==> flow/design.v <==
module b58_cliky
	(
		CLOCK_50,						 
    KEY,
    SW,
    HEX0, HEX1, HEX2, HEX3, HEX4, HEX5, HEX6, HEX7,
		PLOT_X,
		PLOT_Y,
		PLOT_COLOUR,
		PLOT_EN
	);
	input			CLOCK_50;				 
	input   [9:0]   SW;
	input   [3:0]   KEY;
    output 	[6:0]   HEX0, HEX1, HEX2, HEX3, HEX4, HEX5, HEX6, HEX7;
	output	[7:0]	PLOT_X;
	output	[7:0]	PLOT_Y;
	output	[2:0]	PLOT_COLOUR;
	output			PLOT_EN;
   wire resetn;
   assign resetn = SW[0];
	wire [2:0] colour;
	wire [7:0] x;
        wire [7:0] y;
	wire writeEn;
	assign PLOT_X = x;
	assign PLOT_Y = y;
	assign PLOT_COLOUR = colour;
	assign PLOT_EN = writeEn;
   wire [2:0] next_square, curr_square;
   wire [6:0] next_colour;
   wire [2:0] curr_colour;
   wire [3:0] next_mode, curr_mode;
   wire [15:0] score, high_score;
   wire [3:0] lives;
   wire times_up, have_pressed, correct_answer;
   wire [9:0] squares_drawn;
   wire [19:0] current_state, next_state;
   wire [4:0] pressed_key;
   top_clicky top(
   		.clk(CLOCK_50),
   		.resetn(resetn),
   		.restart(SW[9]),
   		.key1(~KEY[3]), .key2(~KEY[2]), .key3(~KEY[1]), .key4(~KEY[0]),
   		.next_square(next_square), 
		.curr_square(curr_square),
   		.next_colour(next_colour), 
   		.curr_colour(curr_colour),
   		.next_mode(next_mode), 
   		.curr_mode(curr_mode),
   		.score(score),
  		.high_score(high_score),
  		.lives(lives),
  		.x(x), 
  		.y(y),  
  		.colour(colour),  
  		.times_up(times_up), 
  		.have_pressed(have_pressed), 
  		.correct_answer(correct_answer),
  		.squares_drawn(squares_drawn),
   		.current_state(current_state), 
   		.next_state(next_state),
   		.pressed_key(pressed_key),
   		.plot(writeEn)  
   		);
      hex_display score_1(
        .IN(score[3:0]),
        .OUT(HEX0)
      );
      hex_display score_2(
        .IN(score[7:4]),
        .OUT(HEX1)
      );
	hex_display high_score_1(
        .IN(high_score[3:0]),
        .OUT(HEX6)
      );
	hex_display high_score_2(
        .IN(high_score[7:4]),
        .OUT(HEX7)
      );
      hex_display lives_count(
        .IN(lives),
        .OUT(HEX4)
      );
	assign HEX5 = 7'b1000111;
	assign HEX3 = 7'b0010010;
	assign HEX2 = 7'b1000110;
endmodule
module hex_display(IN, OUT);
   input [3:0] IN;
	 output reg [6:0] OUT;
	 always @(*)
	 begin
		case(IN[3:0])
			4'b0000: OUT = 7'b1000000;
			4'b0001: OUT = 7'b1111001;
			4'b0010: OUT = 7'b0100100;
			4'b0011: OUT = 7'b0110000;
			4'b0100: OUT = 7'b0011001;
			4'b0101: OUT = 7'b0010010;
			4'b0110: OUT = 7'b0000010;
			4'b0111: OUT = 7'b1111000;
			4'b1000: OUT = 7'b0000000;
			4'b1001: OUT = 7'b0011000;
			4'b1010: OUT = 7'b0001000;
			4'b1011: OUT = 7'b0000011;
			4'b1100: OUT = 7'b1000110;
			4'b1101: OUT = 7'b0100001;
			4'b1110: OUT = 7'b0000110;
			4'b1111: OUT = 7'b0001110;
			default: OUT = 7'b0111111;
		endcase
	end
endmodule
 module top_clicky(
   input clk, resetn, restart,
   input key1, key2, key3, key4,
   output wire [2:0] next_square, curr_square,
   output wire [6:0] next_colour, 
   output wire [2:0] curr_colour,
   output wire [3:0] next_mode,
   output wire [3:0] curr_mode,
   output wire [15:0] score,
   output wire [15:0] high_score,
   output wire [3:0] lives,
   output wire [7:0] x, y,
   output wire [2:0] colour,
   output wire times_up, have_pressed, correct_answer,
   output wire [9:0] squares_drawn,
   output wire [19:0] current_state, next_state,
   output wire [4:0] pressed_key,
   output wire plot
   );
    wire [4:0] ld_w_square;
    wire ld_next_square;
    wire update;
    wire reset, set_answer, drawing_bar;
    clicky_datapath d0(
      .clk(clk),
      .resetn(resetn),
      .start(1'd1),
      .reset(reset),
      .ld_w_square(ld_w_square),
      .ld_next_square(ld_next_square),
      .plot(plot),
      .pressed_key(pressed_key),
      .update(update),
      .set_answer(set_answer),
      .drawing_bar(drawing_bar),
      .times_up(times_up),
      .have_pressed(have_pressed), 
      .correct_answer(correct_answer),
      .squares_drawn(squares_drawn),
      .out_x(x),
      .out_y(y),
      .colour(colour),
      .score(score),
      .high_score(high_score),
      .lives(lives),
      .next_square(next_square),
      .next_colour(next_colour),
      .curr_colour(curr_colour),
      .curr_square(curr_square),
      .next_mode(next_mode),
      .curr_mode(curr_mode)
    );
    clicky_control c0(
      .resetn(resetn),
      .start(1'd1),
      .restart(restart),
      .times_up(times_up),
      .clk(clk),
      .key1(key1), 
      .key2(key2), 
      .key3(key3), 
      .key4(key4),
      .have_pressed(have_pressed), 
      .correct_answer(correct_answer),
      .squares_drawn(squares_drawn),
      .lives(lives), 
      .score(score),
      .ld_w_square(ld_w_square),
      .ld_next_square(ld_next_square),
      .plot(plot),
      .pressed_key(pressed_key),
      .update(update),
      .current_state(current_state), 
      .next_state(next_state),
      .reset(reset),
      .set_answer(set_answer),
      .drawing_bar(drawing_bar)
    );
endmodule
module clicky_control(
    input resetn,
    input start, 
    input restart,
    input times_up,
    input clk,
    input key1, key2, key3, key4,
    input have_pressed, correct_answer,
    input [9:0] squares_drawn,
    input [3:0] lives, 
    input [15:0] score,
    output reg [4:0] ld_w_square,
    output reg ld_next_square,
    output reg plot,
    output reg [4:0] pressed_key,
    output reg update,
    output reg [19:0] current_state, next_state,
    output reg reset,
    output reg set_answer,
    output reg drawing_bar
    );
    localparam
    START		           = 20'd1,
    LOAD_W_SQUARE_1		    =	20'd2,
    DRAW_W_SQUARE_1		    =	20'd3,
    DRAW_W_SQUARE_1_WAIT	    =	20'd4,
    LOAD_W_SQUARE_2		    =	20'd5,
    DRAW_W_SQUARE_2		    =	20'd6,
    DRAW_W_SQUARE_2_WAIT	    =	20'd7,
    LOAD_W_SQUARE_3		    =	20'd8,
    DRAW_W_SQUARE_3		    =	20'd9,
    DRAW_W_SQUARE_3_WAIT	    =	20'd10,
    LOAD_W_SQUARE_4		    =  20'd11,
    DRAW_W_SQUARE_4		    =  20'd12,
    DRAW_W_SQUARE_4_WAIT	    =	20'd13,
    LOAD_NEXT_SQUARE		    =  20'd14,
    DRAW_NEXT_SQUARE		    =	20'd15,
    DRAW_NEXT_SQUARE_WAIT	    =	20'd16,
    LOAD_LEFT_BAR           =    20'd30,
    DRAW_LEFT_BAR           =    20'd31,
    DRAW_LEFT_BAR_WAIT      =    20'd32,
    LOAD_RIGHT_BAR          =    20'd33,
    DRAW_RIGHT_BAR          =    20'd34,
    DRAW_RIGHT_BAR_WAIT     =    20'd35,
    WAIT_ANSWER		    =	20'd17,
    PRESSED_KEY_1_WAIT	    =	20'd19,
    PRESSED_KEY_2_WAIT	    =	20'd21,
    PRESSED_KEY_3_WAIT	    =	20'd23,
    PRESSED_KEY_4_WAIT	    =	20'd25,
    TIMES_UP			    =	20'd26,
    UPDATE_SCORE		    =	20'd27,
    RESTART			   	    =	20'd28,
    RESTART_WAIT	        =   20'd29,
	UPDATE_SCORE_WAIT		=   20'd36;
    always@(*)
    begin: state_table 
            case (current_state)
              START: next_state = start ? LOAD_W_SQUARE_1 : START;
              LOAD_W_SQUARE_1: next_state = DRAW_W_SQUARE_1;
              DRAW_W_SQUARE_1: next_state = (squares_drawn < 10'd256) ? DRAW_W_SQUARE_1 : DRAW_W_SQUARE_1_WAIT;
              DRAW_W_SQUARE_1_WAIT: next_state = LOAD_W_SQUARE_2;
              LOAD_W_SQUARE_2: next_state = DRAW_W_SQUARE_2;
              DRAW_W_SQUARE_2: next_state = (squares_drawn < 10'd256) ? DRAW_W_SQUARE_2 : DRAW_W_SQUARE_2_WAIT;
              DRAW_W_SQUARE_2_WAIT: next_state = LOAD_W_SQUARE_3;
              LOAD_W_SQUARE_3: next_state = DRAW_W_SQUARE_3;
              DRAW_W_SQUARE_3: next_state = (squares_drawn < 10'd256) ? DRAW_W_SQUARE_3 : DRAW_W_SQUARE_3_WAIT;
              DRAW_W_SQUARE_3_WAIT: next_state = LOAD_W_SQUARE_4;
              LOAD_W_SQUARE_4: next_state = DRAW_W_SQUARE_4;
              DRAW_W_SQUARE_4: next_state = (squares_drawn < 10'd256) ? DRAW_W_SQUARE_4 : DRAW_W_SQUARE_4_WAIT;
              DRAW_W_SQUARE_4_WAIT: next_state = LOAD_NEXT_SQUARE;
              LOAD_NEXT_SQUARE: next_state = DRAW_NEXT_SQUARE;
              DRAW_NEXT_SQUARE: next_state = (squares_drawn < 10'd256) ? DRAW_NEXT_SQUARE : DRAW_NEXT_SQUARE_WAIT;
              DRAW_NEXT_SQUARE_WAIT: next_state = LOAD_LEFT_BAR;
              LOAD_LEFT_BAR: next_state = DRAW_LEFT_BAR;
              DRAW_LEFT_BAR: next_state = (squares_drawn < 10'd480) ? DRAW_LEFT_BAR : DRAW_LEFT_BAR_WAIT;
              DRAW_LEFT_BAR_WAIT: next_state = LOAD_RIGHT_BAR;
              LOAD_RIGHT_BAR: next_state = DRAW_RIGHT_BAR;
              DRAW_RIGHT_BAR: next_state = (squares_drawn < 10'd480) ? DRAW_RIGHT_BAR : DRAW_RIGHT_BAR_WAIT;
              DRAW_RIGHT_BAR_WAIT: next_state = WAIT_ANSWER;
              WAIT_ANSWER:
                    begin
		              if (times_up == 1'b1)
                            next_state = TIMES_UP;
                      else if ((key1 == 1'b1) && (have_pressed == 1'b0))
                        	next_state = PRESSED_KEY_1_WAIT;
                      else if ((key2 == 1'b1) && (have_pressed == 1'b0))
                        	next_state = PRESSED_KEY_2_WAIT;
                      else if ((key3 == 1'b1) && (have_pressed == 1'b0))
                        	next_state = PRESSED_KEY_3_WAIT;
                      else if ((key4 == 1'b1) && (have_pressed == 1'b0))
                        	next_state = PRESSED_KEY_4_WAIT;
                      else
                        	next_state = WAIT_ANSWER;	
                    end
		    PRESSED_KEY_1_WAIT:
			begin
				if ((times_up == 1'b0) && (key1 == 1'b0))
					next_state = WAIT_ANSWER;
				else if (times_up == 1'b1)
					next_state = TIMES_UP;
				else
					next_state = PRESSED_KEY_1_WAIT;
			end
            PRESSED_KEY_2_WAIT:
			begin
				if ((times_up == 1'b0) && (key2 == 1'b0))
					next_state = WAIT_ANSWER;
				else if (times_up == 1'b1)
					next_state = TIMES_UP;
				else
					next_state = PRESSED_KEY_2_WAIT;
			end
            PRESSED_KEY_3_WAIT:
			begin
				if ((times_up == 1'b0) && (key3 == 1'b0))
					next_state = WAIT_ANSWER;
				else if (times_up == 1'b1)
					next_state = TIMES_UP;
				else
					next_state = PRESSED_KEY_3_WAIT;
			end
            PRESSED_KEY_4_WAIT:
			begin
				if ((times_up == 1'b0) && (key4 == 1'b0))
					next_state = WAIT_ANSWER;
				else if (times_up == 1'b1)
					next_state = TIMES_UP;
				else
					next_state = PRESSED_KEY_4_WAIT;
			end
                TIMES_UP: next_state = UPDATE_SCORE;
                UPDATE_SCORE: next_state = UPDATE_SCORE_WAIT;
					 UPDATE_SCORE_WAIT: next_state = (lives != 4'd0) ? LOAD_W_SQUARE_1 : RESTART;
                RESTART: next_state = restart ? RESTART_WAIT : RESTART;
                RESTART_WAIT: next_state = restart ? RESTART_WAIT : START;
            default:     next_state = START;
        endcase
    end
    always @(*)
    begin: enable_signals
	    set_answer = 1'b0;
      	reset = 1'b0;
      	ld_w_square = 5'd0;
		ld_next_square = 1'b0;
      	plot = 1'b0;
		pressed_key = 5'd0;
		update = 1'b0;
		drawing_bar = 1'b0;
        case (current_state)
           START:
             	begin
                reset = 1'b1;
                end
           LOAD_W_SQUARE_1: 
                begin
                set_answer = 1'b1;
                ld_w_square = 5'd1;
                end
           LOAD_W_SQUARE_2: 
                begin
                ld_w_square = 5'd2;
                end
           LOAD_W_SQUARE_3: 
                begin
                ld_w_square = 5'd3;
                end
           LOAD_W_SQUARE_4: 
                begin
                ld_w_square = 5'd4;
                end
           LOAD_NEXT_SQUARE: 
                begin
                ld_next_square = 1'b1;
                end
           LOAD_LEFT_BAR:
                begin
                ld_w_square = 5'd5;
                end
           LOAD_RIGHT_BAR:
                begin
                ld_w_square = 5'd6;
                end
           DRAW_W_SQUARE_1:
             	begin
                plot = 1'b1;
                end
           DRAW_W_SQUARE_2:
             	begin
                plot = 1'b1;
                end
           DRAW_W_SQUARE_3:
             	begin
                plot = 1'b1;
                end
           DRAW_W_SQUARE_4:
             	begin
                plot = 1'b1;
                end
           DRAW_NEXT_SQUARE:
             	begin
                plot = 1'b1;
                end
           DRAW_LEFT_BAR:
             	begin
                plot = 1'b1;
                drawing_bar = 1'b1;
                end
           DRAW_RIGHT_BAR:
             	begin
                plot = 1'b1;
                drawing_bar = 1'b1;
                end
           PRESSED_KEY_1_WAIT:
                begin
                pressed_key = 5'd1;
                end
           PRESSED_KEY_2_WAIT:
                begin
                pressed_key = 5'd2;
                end
           PRESSED_KEY_3_WAIT:
                begin
                pressed_key = 5'd3;
                end
           PRESSED_KEY_4_WAIT:
           	    begin
                pressed_key = 5'd4;
                end
           UPDATE_SCORE:
             	begin
                update = 1'b1;
                end
        endcase
    end 
    always@(posedge clk)
    begin: state_FFs
      if(!resetn || !start)
            current_state <= START;
        else
            current_state <= next_state;
    end 
endmodule
module clicky_datapath(
   input clk,
   input resetn,
   input start,
   input reset,
   input [4:0] ld_w_square,
   input ld_next_square,
   input plot,
   input [4:0] pressed_key,
   input update,
   input set_answer,
   input drawing_bar,
   output times_up,
   output reg have_pressed, correct_answer,
   output reg [9:0] squares_drawn,  
   output reg [7:0] out_x, out_y,
   output reg [2:0] colour, 
   output reg [15:0] score,
   output reg [15:0] high_score,
   output reg [3:0] lives,  
   output reg [2:0] next_square,
   output reg [6:0] next_colour,
   output reg [2:0] curr_colour,
   output reg [2:0] curr_square,
   output reg [3:0] next_mode,
   output reg [3:0] curr_mode
    );
    localparam
    w_square_1_x		=	8'd30,
    w_square_1_y		=	8'd52,
    w_square_2_x		=	8'd60,
    w_square_2_y		=	8'd52,
    w_square_3_x		=	8'd90,
    w_square_3_y		=	8'd52,
    w_square_4_x		=	8'd120,
    w_square_4_y		=	8'd52,
    left_bar_x          =   8'd0,
    right_bar_x         =   8'd156,
    bar_y               =   8'd0,
    black			=      3'b000,
    blue			=      3'b001,
    green			=      3'b010,
    cyan			=      3'b011,
    red			    =	   3'b100,
    pink			=      3'b101,
    yellow			=	   3'b110,
    white		    =	   3'b111;
    reg [17:0] max_count;
    reg inc_life, dec_life, inc_speed, dec_speed, inc_score, dec_score;
   rate_divider rate_div(
   			.clk(clk), 
   			.resetn(resetn),
   			.reset(reset), 
   			.max_count(max_count),
   		    .enable(times_up)
   		    );
   reg [7:0] x,y;
   reg [2:0] c;  
   reg [9:0] ct;
   wire [3:0] x_add = ct[3:0];
   wire [3:0] y_add = ct[7:4];
   wire [1:0] x_add_bar = ct[1:0];
   wire [7:0] y_add_bar = ct[9:2];
   always @(posedge clk)
   begin
		if (next_square >= 3'd4)
		    next_square <= 3'd0;
		else
		    next_square <= next_square + 3'd1;
		if (next_colour >= 7'd100)
		    next_colour <= 7'd0;
		else
		    next_colour <= next_colour + 7'd1;
		if (next_mode >= 4'd10)
		    next_mode <= 4'd0;
		else
		    next_mode <= next_mode + 7'd1;
       if (set_answer == 1'b1)
           correct_answer <= 1'b0;
        if (reset == 1'b1)
        begin
        x <= 8'd0;
        y <= 8'd0;
        c <= 3'd0;
        inc_speed <= 0;
        dec_speed <= 0;
        inc_life <= 0;
		  dec_life <= 0;
		  inc_score <= 0;
		  dec_score <= 0;
        have_pressed <= 1'd0;
        lives <= 4'd3;
        score <= 16'd0;
		  max_count <= 18'd18_000;
		  curr_mode <= 0;
        end
        if (update == 1'b1)
        begin
					 if (inc_speed)
    	            max_count <= max_count - (18'd1_000);
                if (dec_speed)
                    max_count <= max_count + (18'd1_000);
                if (inc_score)
					     begin
                    score <= score + 1;
						  if (high_score <= score+1)
								high_score <= score +1;
						  end
                if (dec_score)
                    score <= score - 1;
                if (inc_life)
                    lives <= lives + 1;
                if ((dec_life) & (lives != 0)) 
                    lives <= lives - 1;
					 if ((have_pressed == 1'b0) && ((curr_colour == 3'd0) || (curr_colour == 3'd1)) && (lives != 3'd0))
					     lives <= lives -1;
		    if (curr_mode == 4'd0)      
		    begin
		        if (next_mode == 4'd1)   
		            curr_mode <= 4'd1;
		    end
		    else if (curr_mode == 4'd3)  
		        curr_mode <= 4'd0;
		    else                         
		        curr_mode <= curr_mode + 4'd1;
        end
        if (pressed_key == 5'd1)
            begin
            inc_speed <= 0;
            dec_speed <= 0;
            inc_life <= 0;
            dec_life <= 0;
            inc_score <= 0;
            dec_score <= 0;
            if (curr_mode == 4'd0)
            begin
                if (curr_colour == 3'd4 && curr_square == 3'd1)
                begin
                	inc_speed <= 1'b1;
                end
                else if (curr_colour == 3'd3 && curr_square == 3'd1)
                begin
                        dec_speed <= 1'b1;
                end
                else if (curr_colour == 3'd2 && curr_square == 3'd1)
                begin
                        inc_life <= 1'b1;
                end
                else if (curr_colour == 3'd1)
                begin
                    if (curr_square == 3'd1)
                        inc_score <= 1'b1;
                    else
                        dec_life <= 1'b1;
                end
                else if (curr_colour == 3'd0)
                begin
                    if (curr_square != 3'd1)
                        inc_score <= 1'b1;
                    else
                        dec_life <= 1'b1;
                end
            end
         	else
         	begin
                if (curr_colour == 3'd4 && curr_square == 3'd1)
                begin
                    dec_speed <= 1'b1;
                end
                else if (curr_colour == 3'd3 && curr_square == 3'd1)
                begin
                    inc_speed <= 1'b1;
                end
                else if (curr_colour == 3'd2 && curr_square == 3'd1)
                begin
                     dec_life <= 1'b1;
                end
                else if (curr_colour == 3'd0)
                begin
                    if (curr_square == 3'd1)
                        inc_score <= 1'b1;
                    else
                        dec_life <= 1'b1;
                end
                else if (curr_colour == 3'd1)
                begin
                    if (curr_square != 3'd1)
                        inc_score <= 1'b1;
                    else
                        dec_life <= 1'b1;
                end
         	end    
            have_pressed <= 1'b1;
            end
        if (pressed_key == 5'd2)
            begin
            inc_speed <= 0;
            dec_speed <= 0;
            inc_life <= 0;
            dec_life <= 0;
            inc_score <= 0;
            dec_score <= 0;
            if (curr_mode == 4'd0)
            begin
                if (curr_colour == 3'd4 && curr_square == 3'd2)
                begin
                	inc_speed <= 1'b1;
                end
                else if (curr_colour == 3'd3 && curr_square == 3'd2)
                begin
                        dec_speed <= 1'b1;
                end
                else if (curr_colour == 3'd2 && curr_square == 3'd2)
                begin
                        inc_life <= 1'b1;
                end
                else if (curr_colour == 3'd1)
                begin
                    if (curr_square == 3'd2)
                        inc_score <= 1'b1;
                    else
                        dec_life <= 1'b1;
                end
                else if (curr_colour == 3'd0)
                begin
                    if (curr_square != 3'd2)
                        inc_score <= 1'b1;
                    else
                        dec_life <= 1'b1;
                end
            end
         	else
         	begin
                if (curr_colour == 3'd4 && curr_square == 3'd2)
                begin
                    dec_speed <= 1'b1;
                end
                else if (curr_colour == 3'd3 && curr_square == 3'd2)
                begin
                    inc_speed <= 1'b1;
                end
                else if (curr_colour == 3'd2 && curr_square == 3'd2)
                begin
                     dec_life <= 1'b1;
                end
                else if (curr_colour == 3'd0)
                begin
                    if (curr_square == 3'd2)
                        inc_score <= 1'b1;
                    else
                        dec_life <= 1'b1;
                end
                else if (curr_colour == 3'd1)
                begin
                    if (curr_square != 3'd2)
                        inc_score <= 1'b1;
                    else
                        dec_life <= 1'b1;
                end
         	end    
            have_pressed <= 1'b1;
            end
        if (pressed_key == 5'd3)
            begin
            inc_speed <= 0;
            dec_speed <= 0;
            inc_life <= 0;
            dec_life <= 0;
            inc_score <= 0;
            dec_score <= 0;
            if (curr_mode == 4'd0)
            begin
                if (curr_colour == 3'd4 && curr_square == 3'd3)
                begin
                	inc_speed <= 1'b1;
                end
                else if (curr_colour == 3'd3 && curr_square == 3'd3)
                begin
                        dec_speed <= 1'b1;
                end
                else if (curr_colour == 3'd2 && curr_square == 3'd3)
                begin
                        inc_life <= 1'b1;
                end
                else if (curr_colour == 3'd1)
                begin
                    if (curr_square == 3'd3)
                        inc_score <= 1'b1;
                    else
                        dec_life <= 1'b1;
                end
                else if (curr_colour == 3'd0)
                begin
                    if (curr_square != 3'd3)
                        inc_score <= 1'b1;
                    else
                        dec_life <= 1'b1;
                end
            end
         	else
         	begin
                if (curr_colour == 3'd4 && curr_square == 3'd3)
                begin
                    dec_speed <= 1'b1;
                end
                else if (curr_colour == 3'd3 && curr_square == 3'd3)
                begin
                    inc_speed <= 1'b1;
                end
                else if (curr_colour == 3'd2 && curr_square == 3'd3)
                begin
                     dec_life <= 1'b1;
                end
                else if (curr_colour == 3'd0)
                begin
                    if (curr_square == 3'd3)
                        inc_score <= 1'b1;
                    else
                        dec_life <= 1'b1;
                end
                else if (curr_colour == 3'd1)
                begin
                    if (curr_square != 3'd3)
                        inc_score <= 1'b1;
                    else
                        dec_life <= 1'b1;
                end
         	end    
            have_pressed <= 1'b1;
            end
        if (pressed_key == 5'd4)
            begin
            inc_speed <= 0;
            dec_speed <= 0;
            inc_life <= 0;
            dec_life <= 0;
            inc_score <= 0;
            dec_score <= 0;
            if (curr_mode == 4'd0)
            begin
                if (curr_colour == 3'd4 && curr_square == 3'd4)
                begin
                	inc_speed <= 1'b1;
                end
                else if (curr_colour == 3'd3 && curr_square == 3'd4)
                begin
                        dec_speed <= 1'b1;
                end
                else if (curr_colour == 3'd2 && curr_square == 3'd4)
                begin
                        inc_life <= 1'b1;
                end
                else if (curr_colour == 3'd1)
                begin
                    if (curr_square == 3'd4)
                        inc_score <= 1'b1;
                    else
                        dec_life <= 1'b1;
                end
                else if (curr_colour == 3'd0)
                begin
                    if (curr_square != 3'd4)
                        inc_score <= 1'b1;
                    else
                        dec_life <= 1'b1;
                end
            end
         	else
         	begin
                if (curr_colour == 3'd4 && curr_square == 3'd4)
                begin
                    dec_speed <= 1'b1;
                end
                else if (curr_colour == 3'd3 && curr_square == 3'd4)
                begin
                    inc_speed <= 1'b1;
                end
                else if (curr_colour == 3'd2 && curr_square == 3'd4)
                begin
                     dec_life <= 1'b1;
                end
                else if (curr_colour == 3'd0)
                begin
                    if (curr_square == 3'd4)
                        inc_score <= 1'b1;
                    else
                        dec_life <= 1'b1;
                end
                else if (curr_colour == 3'd1)
                begin
                    if (curr_square != 3'd4)
                        inc_score <= 1'b1;
                    else
                        dec_life <= 1'b1;
                end
         	end    
            have_pressed <= 1'b1;
            end
        if (ld_w_square == 5'd1)
        begin
		      have_pressed <= 1'd0;
            x <= w_square_1_x;
            y <= w_square_1_y;
            c <= white;
				inc_speed <= 0;
            dec_speed <= 0;
            inc_life <= 0;
            dec_life <= 0;
            inc_score <= 0;
            dec_score <= 0;
        end
        else if (ld_w_square == 5'd2)
        begin
            x <= w_square_2_x;
            y <= w_square_2_y;
            c <= white;
        end
        else if (ld_w_square == 5'd3)
        begin
            x <= w_square_3_x;
            y <= w_square_3_y;
            c <= white;
        end
        else if (ld_w_square == 5'd4)
        begin
            x <= w_square_4_x;
            y <= w_square_4_y;
            c <= white;
        end
        else if (ld_w_square == 5'd5)
        begin
            x <= left_bar_x;
            y <= bar_y;
            if (curr_mode == 4'd0)
                c <= black;
            else
                c <= red;
        end
        else if (ld_w_square == 5'd6)
        begin
            x <= right_bar_x;
            y <= bar_y;
            if (curr_mode == 4'd0)
                c <= black;
            else
                c <= red;
        end
       if (ld_next_square == 1'b1)
       begin
	    if (score%5 == 4)
	    begin
	        max_count <= max_count - (18'd1_000);
	    end
	    if (next_colour >= 7'd0 && next_colour <= 7'd44)
	    begin
	            c <= red;
                curr_colour <= 3'd1;
        end
	    else if (next_colour >= 7'd45 && next_colour <= 7'd89)
	    begin
	            c <= yellow;
                curr_colour <= 3'd0;
        end
	    else if (next_colour >= 7'd90 && next_colour <= 7'd94)
	    begin
	            c <= green;
                curr_colour <= 3'd2;
        end
	    else if (next_colour >= 7'd95 && next_colour <= 7'd97)
	    begin
                c <= pink;
                curr_colour <= 3'd4;
        end
	    else if (next_colour >= 7'd98 && next_colour <= 7'd100)
	    begin
		        c <= cyan;
                curr_colour <= 3'd3;
        end
            if (next_square == 3'd1)
            begin
            	x <= w_square_1_x;
            	y <= w_square_1_y;
              	curr_square <= 3'd1;
            end
            else if (next_square == 3'd2)
            begin
            	x <= w_square_2_x;
            	y <= w_square_2_y;
                curr_square <= 3'd2;
            end
            else if (next_square == 3'd3)
            begin
            	x <= w_square_3_x;
            	y <= w_square_3_y;
                curr_square <= 3'd3;
            end
            else if (next_square == 3'd4)
            begin
            	x <= w_square_4_x;
            	y <= w_square_4_y;
                curr_square <= 3'd4;
            end
        end
        if (plot == 1'b0)
            ct <= 0;
        else if (ct == 10'd1023)
            begin
            ct <= 0;
            end
        else if (plot == 1'b1)
            ct <= ct + 1'b1;
        else
            ct <= ct;
        if (plot == 1'b0) 
        begin
            out_x <= 8'b0000_0000;
            out_y <= 8'b0000_0000;
            colour <= 3'b000;
            squares_drawn <= 10'd0;
        end
        else
        begin
            if (drawing_bar == 1'b1)
            begin
                out_x <= x + x_add_bar;
                out_y <= y + y_add_bar;
                colour <= c;
            end
            else
            begin
                out_x <= x + x_add;
                out_y <= y + y_add;
                colour <= c;
            end
            squares_drawn <= squares_drawn + 10'd1;
        end
        if (!resetn)
        begin
            lives <= 4'd3;
            score <= 16'd0;
            have_pressed <= 1'b0;
            correct_answer <= 1'b0;
            next_square <= 3'd1;
            next_colour <= 7'd0;
            squares_drawn <= 10'd0;
            max_count <= 18'd18_000;
            high_score <= 16'd0;
            inc_life <= 0;
            dec_life <= 0;
            inc_speed <= 0;
            dec_speed <= 0;
            inc_score <= 0;
            dec_score <= 0;
            curr_mode <= 0;
            next_mode <= 0;
            curr_colour <= 3'd0;
            curr_square <= 3'd0;
            x <= 8'd0;
            y <= 8'd0;
            c <= 3'd0;
            ct <= 10'd0;
            out_x <= 8'd0;
            out_y <= 8'd0;
            colour <= 3'd0;
        end
    end
endmodule
module rate_divider(
  	input clk,
  	input resetn,
	input reset,
  	input [17:0] max_count, 
  	output reg enable
    );
  	reg [17:0] ct;
    always @(posedge clk)
    begin
		  if (!resetn)
		  begin
		      ct <= 18'd0;
				enable <= 1'b0;
		  end
		  else if (reset)
		  begin
		      ct <= max_count - 1;
				enable <= 1'b0;
		  end
        else if (ct > 0)
        begin
            ct <= ct - 18'd1;
      		enable <= 1'b0;
        end
        else
        begin
            ct <= max_count;
          	enable <= 1'b1;
        end
    end
endmodule
From RTL to reports: b58_cliky
What the tools print for b58_cliky, step after step.
Lines are those of the file above, counted from 1.
Cell names lack the library's common part.
{"block": "design", "design": "b58_cliky", "clock_port": "CLOCK_50", "cell_library": "sky130hd", "lib_corner": "tt_025C_1v80"}

Word-level counts
Counts by Yosys on the flattened word-level netlist (proc, flatten, opt, wreduce; memories kept). Print and check cells are left out.
Yosys's memory passes give these memory sizes; they may raise the number of words (mostly to a power of two), join words into wider ones and drop unused or constant bits.
{"block": "op_classes", "n_logic": 9, "n_addsub": 17, "n_reduce_logical": 45, "muxes": 270, "div_mod_pow": 1, "eq_ne": 62, "n_cmp": 17}
{"block": "op_table", "op": "20-bit by 5-bit equality test with 1-bit output (second input constant)", "count": 12}
{"block": "op_table", "op": "8-bit 2-to-1 mux", "count": 26}
{"block": "op_table", "op": "6-bit case mux with 32-bit select", "count": 1}
{"block": "op_table", "op": "1-bit 2-to-1 mux", "count": 171}
{"block": "op_table", "op": "20-bit by 4-bit equality test with 1-bit output (second input constant)", "count": 8}
{"block": "op_table", "op": "18-bit 2-to-1 mux", "count": 8}
{"block": "op_table", "op": "4-bit 2-to-1 mux", "count": 29}
{"block": "op_table", "op": "20-bit by 6-bit equality test with 1-bit output (second input constant)", "count": 5}
{"block": "op_table", "op": "16-bit by 3-bit remainder unit with 32-bit output (second input constant)", "count": 1}
{"block": "op_table", "op": "20-bit by 3-bit equality test with 1-bit output (second input constant)", "count": 4}
{"block": "op_table", "op": "3-bit 2-to-1 mux", "count": 24}
{"block": "op_table", "op": "16-bit 2-to-1 mux", "count": 4}
{"block": "op_table", "op": "20-bit by 2-bit equality test with 1-bit output (second input constant)", "count": 2}
{"block": "op_table", "op": "18-bit by 1-bit subtractor with 18-bit output (second input constant)", "count": 2}
{"block": "op_table", "op": "16-bit by 32-bit <= comparator with 1-bit output", "count": 1}
{"block": "op_table", "op": "32-bit by 3-bit equality test with 1-bit output (second input constant)", "count": 1}
{"block": "op_table", "op": "7-bit greater-or-equal comparator (second input constant)", "count": 4}
{"block": "op_table", "op": "7-bit <= comparator (second input constant)", "count": 4}
{"block": "op_table", "op": "1-bit logical AND", "count": 27}
{"block": "op_table", "op": "10-bit by 1-bit adder with 10-bit output (second input constant)", "count": 2}
{"block": "op_table", "op": "10-bit by 9-bit < comparator with 1-bit output (second input constant)", "count": 2}
{"block": "op_table", "op": "20-bit by 1-bit equality test with 1-bit output (second input constant)", "count": 1}
{"block": "op_table", "op": "5-bit by 2-bit equality test with 1-bit output (second input constant)", "count": 4}
{"block": "op_table", "op": "5-bit by 3-bit equality test with 1-bit output (second input constant)", "count": 4}
{"block": "op_table", "op": "18-bit by 1-bit > comparator with 1-bit output (second input constant)", "count": 1}
{"block": "op_table", "op": "18-bit by 10-bit adder with 18-bit output (second input constant)", "count": 1}
{"block": "op_table", "op": "18-bit by 10-bit subtractor with 18-bit output (second input constant)", "count": 1}
{"block": "op_table", "op": "3-bit by 2-bit equality test with 1-bit output (second input constant)", "count": 6}
Not listed: further kinds 37, cells in them 65.
{"block": "word_totals", "memories": 6, "out_inout_bits": 76, "wordCells": 455, "inputBits": 15, "romBits": 1328, "clocked_rd_ports_x_width": 47, "register_bits": 181}
{"block": "memory_table", "name": "(no name shown)", "size": 64, "width": 12, "rd": 1, "wr": 0, "line": 343, "text": "case (current_state)"}
{"block": "memory_table", "name": "(no name shown)", "size": 16, "width": 7, "rd": 1, "wr": 0, "line": 95, "text": "case(IN[3:0])"}
{"block": "memory_table", "name": "(no name shown)", "size": 16, "width": 7, "rd": 1, "wr": 0, "line": 95}
{"block": "memory_table", "name": "(no name shown)", "size": 16, "width": 7, "rd": 1, "wr": 0, "line": 95}
{"block": "memory_table", "name": "(no name shown)", "size": 16, "width": 7, "rd": 1, "wr": 0, "line": 95}
{"block": "memory_table", "name": "(no name shown)", "size": 16, "width": 7, "rd": 1, "wr": 0, "line": 95}

Longest topological paths
Yosys ltp: most cells in a row. Word level: on the elaborated netlist, between registers, memories and ports. Mapped: between sequential cells and ports; inverters and the memories' decode and read muxes count.
{"block": "depth", "depth_word": 15, "ABC_AREA": 1, "mapped_depth": 97}

After synthesis
Source: synth_stat.txt of the flow (Yosys; design flattened, memories mapped). It holds for the ABC_AREA given above (unset counts as 0); a run with the other value may have another netlist.
The area totals of this step are shown rounded.
{"block": "mapped", "seq_area_um2": 4344, "area_um2": 18680, "ffs": 217, "cell_count": 3054}
{"block": "by_type", "cell_type": "dfxtp_1", "count": 217}
{"block": "by_type", "cell_type": "nand2_1", "count": 735}
{"block": "by_type", "cell_type": "nor2_1", "count": 405}
{"block": "by_type", "cell_type": "inv_1", "count": 387}
{"block": "by_type", "cell_type": "nand3_1", "count": 221}
{"block": "by_type", "cell_type": "ha_1", "count": 86}
{"block": "by_type", "cell_type": "o21ai_0", "count": 191}
{"block": "by_type", "cell_type": "a21oi_1", "count": 132}
{"block": "by_type", "cell_type": "xor2_1", "count": 54}
{"block": "by_type", "cell_type": "nand4_1", "count": 75}
{"block": "by_type", "cell_type": "nor3_1", "count": 61}
{"block": "by_type", "cell_type": "nand3_2", "count": 30}
{"block": "by_type", "cell_type": "nand2_2", "count": 35}
{"block": "by_type", "cell_type": "buf_4", "count": 26}
{"block": "by_type", "cell_type": "o211ai_1", "count": 23}
{"block": "by_type", "cell_type": "nor2_4", "count": 14}
{"block": "by_type", "cell_type": "xnor2_1", "count": 18}
{"block": "by_type", "cell_type": "clkbuf_1", "count": 40}
Other cell types: 51; their cells: 304.

Path before layout
OpenSTA on the mapped netlist: ideal clock, no wires. The path of least setup slack (recovery checks aside). Input and output delay are each 20% of the period. Register names are those of the netlist, which keeps one name where synthesis merged equal registers.
{"block": "synth_path", "path_type": "register to register", "startpoint": "reg (name not given)", "endpoint": "reg top.d0.max_count[14]", "tclk_ns": 16.0, "path_delay_ns": 9.855, "launch_ns": 0.000, "n_path_buf": 7, "setup_ns": 0.133, "path_stages": 86, "t_arrival_ns": 9.722, "path_slack_ns": 6.146, "period_less_setup_slack_ns": 9.854}
"path_delay_ns" is the arrival time less input delay plus setup time.
"path_stages": output pins that drive a net of the path, with the launching flip-flop's if there is one; two outputs of one cell count as two.
"period_less_setup_slack_ns" = period - worst setup slack (recovery checks aside). The figure is calculated, with input and output delays left at 20% of the set period.
The rows between start and end are the longest chain of elaborated cells between them; the timing report does not say that the signal goes this way. Where chains are equally long, one stands for them.
Each line given opens the expression or statement behind the cell; cells for indexed reads and writes are added by Yosys, which also makes memories of some case tables.
At most two assigning lines are given for a register; there are more.
{"block": "synth_via", "path_cell_list": "dfxtp_1 > nor2_2 > inv_2 > ha_1 > o21ai_2 > nand3_2 > nand2_1 > nand3_2 > nand2_2 > nand3_2 > nand2_1 > nand2_1 > inv_2 > nand2_4 > nand2_1 > nor2_1 > nor2_1 > nand2_2 > [50 not listed] > nand2_1 > and2_1 > ha_1 > inv_1 > nand3_1 > nand2_1 > nor2_4 > nand4_4 > buf_6 > nand2_1 > nand2_1 > nor2_1 > nand2_1 > nor2_4 > nand3_4 > buf_2 > nand2_1 > nand3_1", "elab_chain_len": 4, "cone_cells": 4, "classes_between": "div (1); eq/ne (1); mux (2)"}
{"block": "synth_lines", "element": "start, declared", "line": 454}
{"block": "synth_lines", "element": "start, assigned", "line": 541}
{"block": "synth_lines", "element": "start, assigned", "line": 546}
{"block": "synth_lines", "element": "16-bit by 3-bit remainder unit with 32-bit output", "line": 886}
{"block": "synth_lines", "element": "32-bit by 3-bit equality test with 1-bit output", "line": 886}
{"block": "synth_lines", "element": "18-bit 2-to-1 mux", "line": 886}
{"block": "synth_lines", "element": "18-bit 2-to-1 mux", "line": 884, "text": "if (ld_next_square == 1'b1)"}
{"block": "synth_lines", "element": "end, assigned", "line": 538, "text": "max_count <= max_count + (18'd1_000);"}
{"block": "synth_lines", "element": "end, assigned", "line": 888, "text": "max_count <= max_count - (18'd1_000);"}
{"block": "synth_lines", "element": "end, declared", "line": 484, "text": "reg [17:0] max_count;"}

Path in the finished layout
From the final timing report of flow run A: the path of least setup slack in the routed layout; clock arrival at registers is part of the times.
{"block": "layout_path", "path_type": "register to register", "startpoint": "reg (name not given)", "endpoint": "reg top.d0.max_count[10]", "tclk_ns": 13.1, "path_stages": 83, "n_path_buf": 6, "path_slack_ns": 1.30, "t_arrival_ns": 12.29, "setup_ns": 0.14, "launch_ns": 0.63}
The rows between start and end are the longest chain of elaborated cells between them; the timing report does not say that the signal goes this way. Where chains are equally long, one stands for them.
At most two assigning lines are given for a register; there are more.
{"block": "layout_via", "path_cell_list": "dfxtp_1 > nor2_4 > inv_2 > ha_1 > o21ai_4 > nand3_2 > nand2_1 > nand3_2 > nand2_2 > nand3_2 > nand2_1 > nand2_1 > inv_2 > nand2_4 > nand2_1 > nor2_1 > nor2_1 > nand2_2 > [47 not listed] > nand2_1 > and2_1 > ha_1 > inv_1 > nand3_1 > nand2_1 > nor2_4 > nand4_4 > buf_6 > nand2_1 > nand2_1 > nor2_1 > nand2_1 > nor2_4 > nand3_4 > buf_4 > nand2_1 > nand3_1", "elab_chain_len": 4, "cone_cells": 4, "classes_between": "div (1); eq/ne (1); mux (2)"}
{"block": "layout_lines", "element": "start, declared", "line": 454}
{"block": "layout_lines", "element": "start, assigned", "line": 541}
{"block": "layout_lines", "element": "start, assigned", "line": 546}
{"block": "layout_lines", "element": "16-bit by 3-bit remainder unit with 32-bit output", "line": 886}
{"block": "layout_lines", "element": "32-bit by 3-bit equality test with 1-bit output", "line": 886}
{"block": "layout_lines", "element": "18-bit 2-to-1 mux", "line": 886}
{"block": "layout_lines", "element": "18-bit 2-to-1 mux", "line": 884, "text": "if (ld_next_square == 1'b1)"}
{"block": "layout_lines", "element": "end, assigned", "line": 538, "text": "max_count <= max_count + (18'd1_000);"}
{"block": "layout_lines", "element": "end, assigned", "line": 888, "text": "max_count <= max_count - (18'd1_000);"}
{"block": "layout_lines", "element": "end, declared", "line": 484, "text": "reg [17:0] max_count;"}

Data sheet: physical implementation of b58_cliky

Module b58_cliky, platform sky130hd: 4 stored runs of the flow (Yosys, OpenROAD) with differing settings, in no particular order. Input and output delays are each 20% of the period that was set; the output load is 0.01 pF.
"period_less_ws_ns" means the clock period less the worst setup slack. The figure is calculated, with input and output delays left at 20% of the set period.
"worst_path_allowed_less_slack_ns" = time allowed to the worst setup path (clock period - input delay - output delay, where it has them) - its slack; a late launch clock adds to it, a late capture clock takes from it.
"final_power_mw" rests on the timing tool's default activity at the inputs, not on a simulated workload.
The measured numbers are rounded.

{"run": "flow run A", "settings": { "ABC_AREA": 1, "CELL_PAD_IN_SITES_GLOBAL_PLACEMENT": 3, "CORE_UTILIZATION": 20, "GPL_ROUTABILITY_DRIVEN": 0, "GPL_TIMING_DRIVEN": 0, "HOLD_SLACK_MARGIN": -0.06, "MAX_ROUTING_LAYER": "met4", "PLACE_DENSITY": 0.91, "TNS_END_PERCENT": 40, "period_ns": 13.1, "CAP_MARGIN": 20, "CORE_MARGIN": 2, "SLEW_MARGIN": 20 }, "results": { "period_less_ws_ns": 11.798, "post_route_stdcell_area_um2": 22170, "worst_path_allowed_less_slack_ns": 11.80, "critical_path_kind": "register to register", "post_route_util_pct": 23.9, "timing.setup.tns_ns": 0.000, "worst_setup_slack_ns": 1.302, "fin_hold_ws_ns": 0.444, "synthesis_area_um2": 18680, "final_power_mw": 2.057, "die_footprint_um2": 95840 }}
{"run": "flow run B", "settings": { "ABC_AREA": 1, "CAP_MARGIN": 25, "CELL_PAD_IN_SITES_GLOBAL_PLACEMENT": 3, "CORE_UTILIZATION": 24, "GPL_ROUTABILITY_DRIVEN": 0, "GPL_TIMING_DRIVEN": 0, "HOLD_SLACK_MARGIN": 0.15, "MAX_ROUTING_LAYER": "met4", "PLACE_DENSITY_LB_ADDON": 0.26, "SLEW_MARGIN": 0, "TNS_END_PERCENT": 40, "period_ns": 13.1, "CORE_MARGIN": 2 }, "results": { "period_less_ws_ns": 11.786, "post_route_stdcell_area_um2": 22020, "worst_path_allowed_less_slack_ns": 11.79, "critical_path_kind": "register to register", "post_route_util_pct": 28.5, "timing.setup.tns_ns": 0.000, "worst_setup_slack_ns": 1.314, "fin_hold_ws_ns": 0.446, "synthesis_area_um2": 18680, "final_power_mw": 2.117, "die_footprint_um2": 80070 }}
{"run": "flow run C", "settings": { "ABC_AREA": 0, "CAP_MARGIN": 25, "CELL_PAD_IN_SITES_DETAIL_PLACEMENT": 1, "CELL_PAD_IN_SITES_GLOBAL_PLACEMENT": 1, "CORE_UTILIZATION": 24, "GPL_ROUTABILITY_DRIVEN": 0, "GPL_TIMING_DRIVEN": 1, "HOLD_SLACK_MARGIN": 0.15, "MAX_ROUTING_LAYER": "met4", "MIN_ROUTING_LAYER": "met2", "PLACE_DENSITY_LB_ADDON": 0.26, "SLEW_MARGIN": 0, "TNS_END_PERCENT": 5, "period_ns": 13.1, "CORE_MARGIN": 2 }, "results": { "period_less_ws_ns": 12.276, "post_route_stdcell_area_um2": 22150, "worst_path_allowed_less_slack_ns": 12.28, "critical_path_kind": "register to register", "post_route_util_pct": 28.2, "timing.setup.tns_ns": 0.000, "worst_setup_slack_ns": 0.824, "fin_hold_ws_ns": 0.450, "synthesis_area_um2": 18990, "final_power_mw": 1.930, "die_footprint_um2": 81410 }}
{"run": "flow run D", "settings": { "ABC_AREA": 1, "CAP_MARGIN": 40, "CORE_ASPECT_RATIO": 1.75, "CORE_UTILIZATION": 38, "CTS_CLUSTER_DIAMETER": 193, "GPL_TIMING_DRIVEN": 0, "PLACE_DENSITY_LB_ADDON": 0.14, "SETUP_SLACK_MARGIN": 3.77, "period_ns": 16.4, "CORE_MARGIN": 2, "SLEW_MARGIN": 20 }, "results": { "period_less_ws_ns": 11.648, "post_route_stdcell_area_um2": 21360, "worst_path_allowed_less_slack_ns": 11.65, "critical_path_kind": "register to register", "post_route_util_pct": 43.9, "timing.setup.tns_ns": 0.000, "worst_setup_slack_ns": 4.752, "fin_hold_ws_ns": 0.437, "synthesis_area_um2": 18680, "final_power_mw": 1.475, "die_footprint_um2": 51010 }}
